==> flow/design.v <==
module unsigned_nonrestoring #(
    parameter int WIDTH = 32
) (
    input logic go,
    input logic[WIDTH-1:0] divisor,
    input logic[WIDTH-1:0] dividend,
    input logic clk, rst,
    output logic done,
    output logic[WIDTH-1:0] quotient,
    output logic[WIDTH-1:0] remainder,
    output logic divide_by_zero
);
typedef enum logic [1:0] {
    WAIT,
    COMPUTE,
    DONE
} state_t;
state_t next_state, state_R;
logic[WIDTH-1:0] Q_R, next_Q, quotient_R, next_quotient, remainder_R, next_remainder;
logic[WIDTH:0] A_R, next_A, B_R, next_B, B_twos_comp_R, next_B_twos_comp;
logic[$clog2(WIDTH):0] Count_R, next_Count;
logic done_R, next_done;
logic divide_by_zero_R, next_divide_by_zero;
assign done = done_R;
assign divide_by_zero = divide_by_zero_R;
assign quotient = quotient_R;
assign remainder = remainder_R;
always_ff @(posedge clk or posedge rst) begin
    if(rst) begin
        state_R <= WAIT;
        Q_R <= '0;
        A_R <= '0;
        B_R <= '0;
        B_twos_comp_R <= '0;
        Count_R <= '0;
        quotient_R <= '0;
        remainder_R <= '0;
        done_R <= 1'b0;
        divide_by_zero_R <= 1'b0;
    end
    else begin
        state_R <= next_state;
        Q_R <= next_Q;
        A_R <= next_A;
        B_R <= next_B;
        B_twos_comp_R <= next_B_twos_comp;
        Count_R <= next_Count;
        quotient_R <= next_quotient;
        remainder_R <= next_remainder;
        done_R <= next_done;
        divide_by_zero_R <= next_divide_by_zero;
    end
end 
logic[WIDTH:0] A_temp;
always_comb begin
    logic[WIDTH:0] one;
    one = 1;
    A_temp = '0;
    next_Q = Q_R;
    next_A = A_R;
    next_B = B_R;
    next_B_twos_comp = B_twos_comp_R;
    next_Count = Count_R;
    next_remainder = remainder_R;
    next_quotient = quotient_R;
    next_state = state_R;
    next_divide_by_zero = divide_by_zero_R;
    next_done = done_R;
    case(state_R)
        WAIT: begin
            if (go) begin
                if(divisor == 0) begin
                    next_state = DONE;
                    next_done = 1'b1;
                    next_divide_by_zero = 1'b1;
                end
                else begin
                    next_A = '0;
                    next_B = {1'b0,divisor};
                    next_B_twos_comp = ~next_B + one;
                    next_Q = dividend;
                    next_Count = WIDTH;
                    next_state = COMPUTE;
                end
            end
        end
        COMPUTE: begin
            if(A_R[WIDTH]) begin
                A_temp = {A_R[WIDTH-1:0], Q_R[WIDTH-1]};
                next_A = A_temp + B_R;
            end else begin
                A_temp = {A_R[WIDTH-1:0], Q_R[WIDTH-1]};
                next_A = A_temp + B_twos_comp_R;
            end
            next_Q = {Q_R[WIDTH-2:0],~next_A[WIDTH]};
            next_Count = Count_R - 1;
            if(next_Count == 0) begin 
                next_state = DONE;
                if(next_A[WIDTH]) next_remainder = next_A[WIDTH-1:0] + B_R;
                else next_remainder = next_A[WIDTH-1:0];
                next_quotient = next_Q[WIDTH-1:0];
                next_done = 1;
            end
        end
        DONE: begin
            next_done = 0;
            next_divide_by_zero = 1'b0;
            next_state = WAIT;
        end
    endcase
end
endmodule
# Step by step through the tools: unsigned_nonrestoring
# What the tools print for unsigned_nonrestoring, step after step.
# Lines are those of the file above, counted from 1.
# Cell names lack the library's common part.
# A cell with - has no value.
[design]
design = "unsigned_nonrestoring"
clk_port = "clk"
library = "sky130hd"
lib_corner = "tt_025C_1v80"

# Word-level counts
# Yosys after proc, flatten, opt, wreduce and memory -nomap, before mapping. Memory bits, and registers merged into a memory's read port (data or address), are not among the register bits. Print and check cells are not counted. Equal cells are merged and count once.
[bits]
word_cells = 57
output_inout_bits = 66
in_bits = 67
ff_bits = 204
[op_classes]
add_sub_neg = 5
n_logic = 3
n_mux = 21
reduce_and_logical = 12
eq_ne = 6
[ops]
columns = ["cell", "count"]
rows = [
  ["2-to-1 mux 33 bit", 4],
  ["2-to-1 mux 32 bit", 3],
  ["parallel mux 33 bit (select 2 bit)", 1],
  ["parallel mux 32 bit (select 2 bit)", 1],
  ["inverter 32 -> 33 bit", 1],
  ["adder 33 x 1 -> 33 bit with constant B", 1],
  ["adder 33 x 32 -> 33 bit", 1],
  ["adder 33 bit", 1],
  ["adder 32 bit", 1],
  ["zero test 32 bit", 1],
  ["AND reduction 3 bit", 4],
  ["parallel mux 6 bit (select 2 bit)", 1],
  ["2-to-1 mux 6 bit", 2],
  ["!= test 2 bit with constant B", 4],
  ["subtractor 6 x 1 -> 6 bit with constant B", 1],
  ["zero test 6 bit", 1],
  ["parallel mux 2 bit (select 3 bit)", 1],
  ["2-to-1 mux 2 bit", 3],
  ["nonzero test 2 bit", 2],
  ["AND reduction 4 bit", 1],
  ["nonzero test 3 bit", 1],
  ["parallel mux 1 bit (select 3 bit)", 1],
  ["2-to-1 mux 1 bit", 3],
  ["inverter 1 bit", 2],
  ["== test 2 x 1 -> 1 bit with constant B", 1],
  ["== test 2 bit with constant B", 1],
  ["zero test 2 bit", 1],
  ["AND reduction 2 bit", 1],
  ["parallel mux 1 bit (select 2 bit)", 1],
]

# Logic depth
# Depth = most cells in a row (Yosys ltp): at word level without a register or memory, in the mapped netlist without a sequential cell, where the memories' decode and read muxes count.
[logic_depth]
depth_word = 5
abc_area = 0
depth_mapped = 25
depth_no_buf = 24

# Mapped cells and area
# Source: synth_stat.txt of the flow (Yosys; design flattened, memories mapped). It holds for the ABC_AREA given above (unset counts as 0); a run with the other value may have another netlist.
[mapped]
yosys_area_um2 = 12423.2
mapped_cells = 1277
n_buf = 55
ffs = 204
seqArea_um2 = 5106.1
[by_type]
columns = ["cell", "count", "area_total_um2"]
rows = [
  ["dfrtp_1", 203, 5.08E+03],
  ["mux2_2", 93, 1.05E+03],
  ["ha_1", 71, 888.352],
  ["nand2_1", 179, 671.894],
  ["mux2i_1", 57, 570.547],
  ["o21ai_0", 113, 565.542],
  ["xnor2_1", 46, 402.886],
  ["xor2_1", 39, 341.578],
  ["a21oi_1", 64, 320.307],
  ["a21o_1", 30, 225.216],
  ["nor2_1", 55, 206.448],
  ["nand3_1", 35, 175.168],
  ["a22o_1", 16, 140.134],
  ["clkbuf_1", 36, 135.13],
  ["o21ai_1", 26, 130.125],
  ["inv_1", 33, 123.869],
  ["nor3_1", 23, 115.11],
  ["o21bai_1", 13, 97.594],
]
# Not listed: further types 52, cells in them 145.

# Path before layout
# OpenSTA on the mapped netlist: ideal clock, no wires. The path of least setup slack (recovery checks aside). Input and output delay are each 20% of the period. Register names are those of the netlist, which keeps one name where synthesis merged equal registers.
[synth_path]
path_type = "reg-to-reg"
start = "register A_R[32]"
end = "register remainder_R[31]"
driving_pins = 25
delay_ns = 5.475
setup_time_ns = 0.136
t_first_pin_ns = 0.000
slack_ns = 0.525
n_path_buf = 2
t_arrival_ns = 5.339
required_time_ns = 5.864
tclk_ns = 6.0
synth_period_reached_ns = 5.475
# "delay_ns" is the arrival time less input delay plus setup time.
# "driving_pins" counts driving pins, that of a launching flip-flop among them; a cell with two outputs on the path counts twice.
# "synth_period_reached_ns" = period - worst setup slack (recovery checks aside). The figure is calculated, with input and output delays left at 20% of the set period.
# Between the ends stands the longest chain of elaborated cells between them, by number of cells; it is not shown to be the way that was timed. Of several equally long chains one is given.
# A line is the first line of the expression or statement that the cell stems from. Yosys adds cells for indexed reads and writes and turns some case tables into memories.
[synth_between]
path_cell_list = "dfrtp_1 -> clkbuf_1 -> clkbuf_1 -> mux2_2 -> ha_1 -> a21o_1 -> a2111oi_2 -> o21ai_1 -> o41ai_4 -> o21ba_2 -> o21ai_0 -> a31oi_1 -> xnor2_1 -> ha_1 -> inv_1 -> nor2_1 -> a221oi_1 -> o2111ai_1 -> a31oi_1 -> o21bai_1 -> a2111oi_0 -> or4_1 -> nand3_1 -> xnor2_1 -> o21ai_0"
elab_chain_len = 4
cells_between = 4
lines_between = 3
cone_classes = "1 x add/sub; 3 x mux"
[synth_rtl]
columns = ["item", "line_no", "text"]
rows = [
  ["start: declaration", 20, "logic[WIDTH:0] A_R, next_A, B_R, next_B, B_twos_comp_R, next_B_twos_comp;"],
  ["start: assignment", 32, "A_R <= '0;"],
  ["start: assignment", 44, "A_R <= next_A;"],
  ["2-to-1 mux 33 bit", 88, "if(A_R[WIDTH]) begin"],
  ["2-to-1 mux 33 bit", 69, "case(state_R)"],
  ["adder 32 bit", 99, "if(next_A[WIDTH]) next_remainder = next_A[WIDTH-1:0] + B_R;"],
  ["2-to-1 mux 32 bit", 99, ""],
  ["end: assignment", 37, "remainder_R <= '0;"],
  ["end: assignment", 49, "remainder_R <= next_remainder;"],
  ["end: declaration", 19, "logic[WIDTH-1:0] Q_R, next_Q, quotient_R, next_quotient, remainder_R, next_remainder;"],
]

# Worst path after layout
# Path of least setup slack in the final report of entry A (OpenROAD, finished layout, wires in). Where an end is a register, its clock arrival counts in the times.
[layout_path]
path_type = "reg-to-reg"
start = "register A_R[32]"
end = "register remainder_R[31]"
tclk_ns = 6.0
required_time_ns = 6.41
setup_time_ns = 0.14
t_first_pin_ns = 0.55
t_arrival_ns = 5.87
slack_ns = 0.55
n_path_buf = 5
driving_pins = 28
# Between the ends stands the longest chain of elaborated cells between them, by number of cells; it is not shown to be the way that was timed. Of several equally long chains one is given.
[layout_between]
path_cell_list = "dfrtp_1 -> buf_8 -> buf_6 -> mux2_4 -> ha_4 -> o211ai_4 -> a21oi_4 -> a2111oi_4 -> o21ai_4 -> o41ai_4 -> buf_4 -> o21ba_4 -> o21ai_4 -> xor2_1 -> buf_4 -> ha_4 -> a21oi_2 -> o21bai_1 -> a221oi_2 -> buf_4 -> o2111ai_4 -> a31oi_4 -> o21bai_4 -> a2111oi_4 -> or4_4 -> nand3_2 -> xnor2_1 -> o21ai_1"
elab_chain_len = 4
cells_between = 4
lines_between = 3
cone_classes = "1 x add/sub; 3 x mux"
[layout_rtl]
columns = ["item", "line_no", "text"]
rows = [
  ["start: declaration", 20, "logic[WIDTH:0] A_R, next_A, B_R, next_B, B_twos_comp_R, next_B_twos_comp;"],
  ["start: assignment", 32, "A_R <= '0;"],
  ["start: assignment", 44, "A_R <= next_A;"],
  ["2-to-1 mux 33 bit", 88, "if(A_R[WIDTH]) begin"],
  ["2-to-1 mux 33 bit", 69, "case(state_R)"],
  ["adder 32 bit", 99, "if(next_A[WIDTH]) next_remainder = next_A[WIDTH-1:0] + B_R;"],
  ["2-to-1 mux 32 bit", 99, ""],
  ["end: assignment", 37, "remainder_R <= '0;"],
  ["end: assignment", 49, "remainder_R <= next_remainder;"],
  ["end: declaration", 19, "logic[WIDTH-1:0] Q_R, next_Q, quotient_R, next_quotient, remainder_R, next_remainder;"],
]

# Module unsigned_nonrestoring, platform sky130hd: 3 stored runs of the flow (Yosys, OpenROAD) with differing settings, in no particular order. Input and output delays are each 20% of the period that was set; the output load is 0.01 pF.
# "clock_period_reached_ns" means the clock period less the worst setup slack. The figure is calculated, with input and output delays left at 20% of the set period.
# "worst_setup_path_time_ns" = time allowed to the worst setup path (clock period - input delay - output delay, where it has them) - its slack; a late launch clock adds to it, a late capture clock takes from it.

[[run]]
name = "entry A"
[run.settings]
CELL_PAD_IN_SITES_DETAIL_PLACEMENT = 0
CELL_PAD_IN_SITES_GLOBAL_PLACEMENT = 3
CORE_MARGIN = 4
CORE_UTILIZATION = 35
CTS_CLUSTER_SIZE = 98
GPL_TIMING_DRIVEN = 0
HOLD_SLACK_MARGIN = -0.01
MAX_ROUTING_LAYER = "met4"
MIN_ROUTING_LAYER = "met2"
PLACE_DENSITY_LB_ADDON = 0.05
SETUP_SLACK_MARGIN = 0.95
period_ns = 6.0
CAP_MARGIN = 20
SLEW_MARGIN = 20
[run.results]
design_die_area_um2 = 38573.0
layout_utilization_pct = 48.4
worst_setup_path_time_ns = 5.45
timing.worst_path_kind = "reg-to-reg"
hold_worst_slack_ns = 0.469
clock_period_reached_ns = 5.453
fin_tns_ns = 0.000
yosys.chip_area_um2 = 12423.2
setup_ws_ns = 0.547
finalCellArea_um2 = 16838.6

[[run]]
name = "entry B"
[run.settings]
CORE_UTILIZATION = 40
period_ns = 5.67
CAP_MARGIN = 20
CORE_MARGIN = 2
SLEW_MARGIN = 20
[run.results]
design_die_area_um2 = 32482.9
layout_utilization_pct = 49.8
worst_setup_path_time_ns = 5.37
timing.worst_path_kind = "reg-to-reg"
hold_worst_slack_ns = 0.455
clock_period_reached_ns = 5.368
fin_tns_ns = 0.000
yosys.chip_area_um2 = 12423.2
setup_ws_ns = 0.302
finalCellArea_um2 = 15244.6

[[run]]
name = "entry C"
[run.settings]
CELL_PAD_IN_SITES_DETAIL_PLACEMENT = 0
CELL_PAD_IN_SITES_GLOBAL_PLACEMENT = 0
CORE_UTILIZATION = 62
CTS_CLUSTER_SIZE = 29
GPL_ROUTABILITY_DRIVEN = 1
GPL_TIMING_DRIVEN = 0
MAX_ROUTING_LAYER = "met5"
MIN_ROUTING_LAYER = "met1"
PLACE_DENSITY = 0.79
SETUP_SLACK_MARGIN = 0.57
TNS_END_PERCENT = 95
period_ns = 5.58
CAP_MARGIN = 20
CORE_MARGIN = 2
SLEW_MARGIN = 20
[run.results]
design_die_area_um2 = 21186.3
layout_utilization_pct = 82.3
worst_setup_path_time_ns = 5.30
timing.worst_path_kind = "reg-to-reg"
hold_worst_slack_ns = 0.480
clock_period_reached_ns = 5.296
fin_tns_ns = 0.000
yosys.chip_area_um2 = 12423.2
setup_ws_ns = 0.284
finalCellArea_um2 = 16125.5
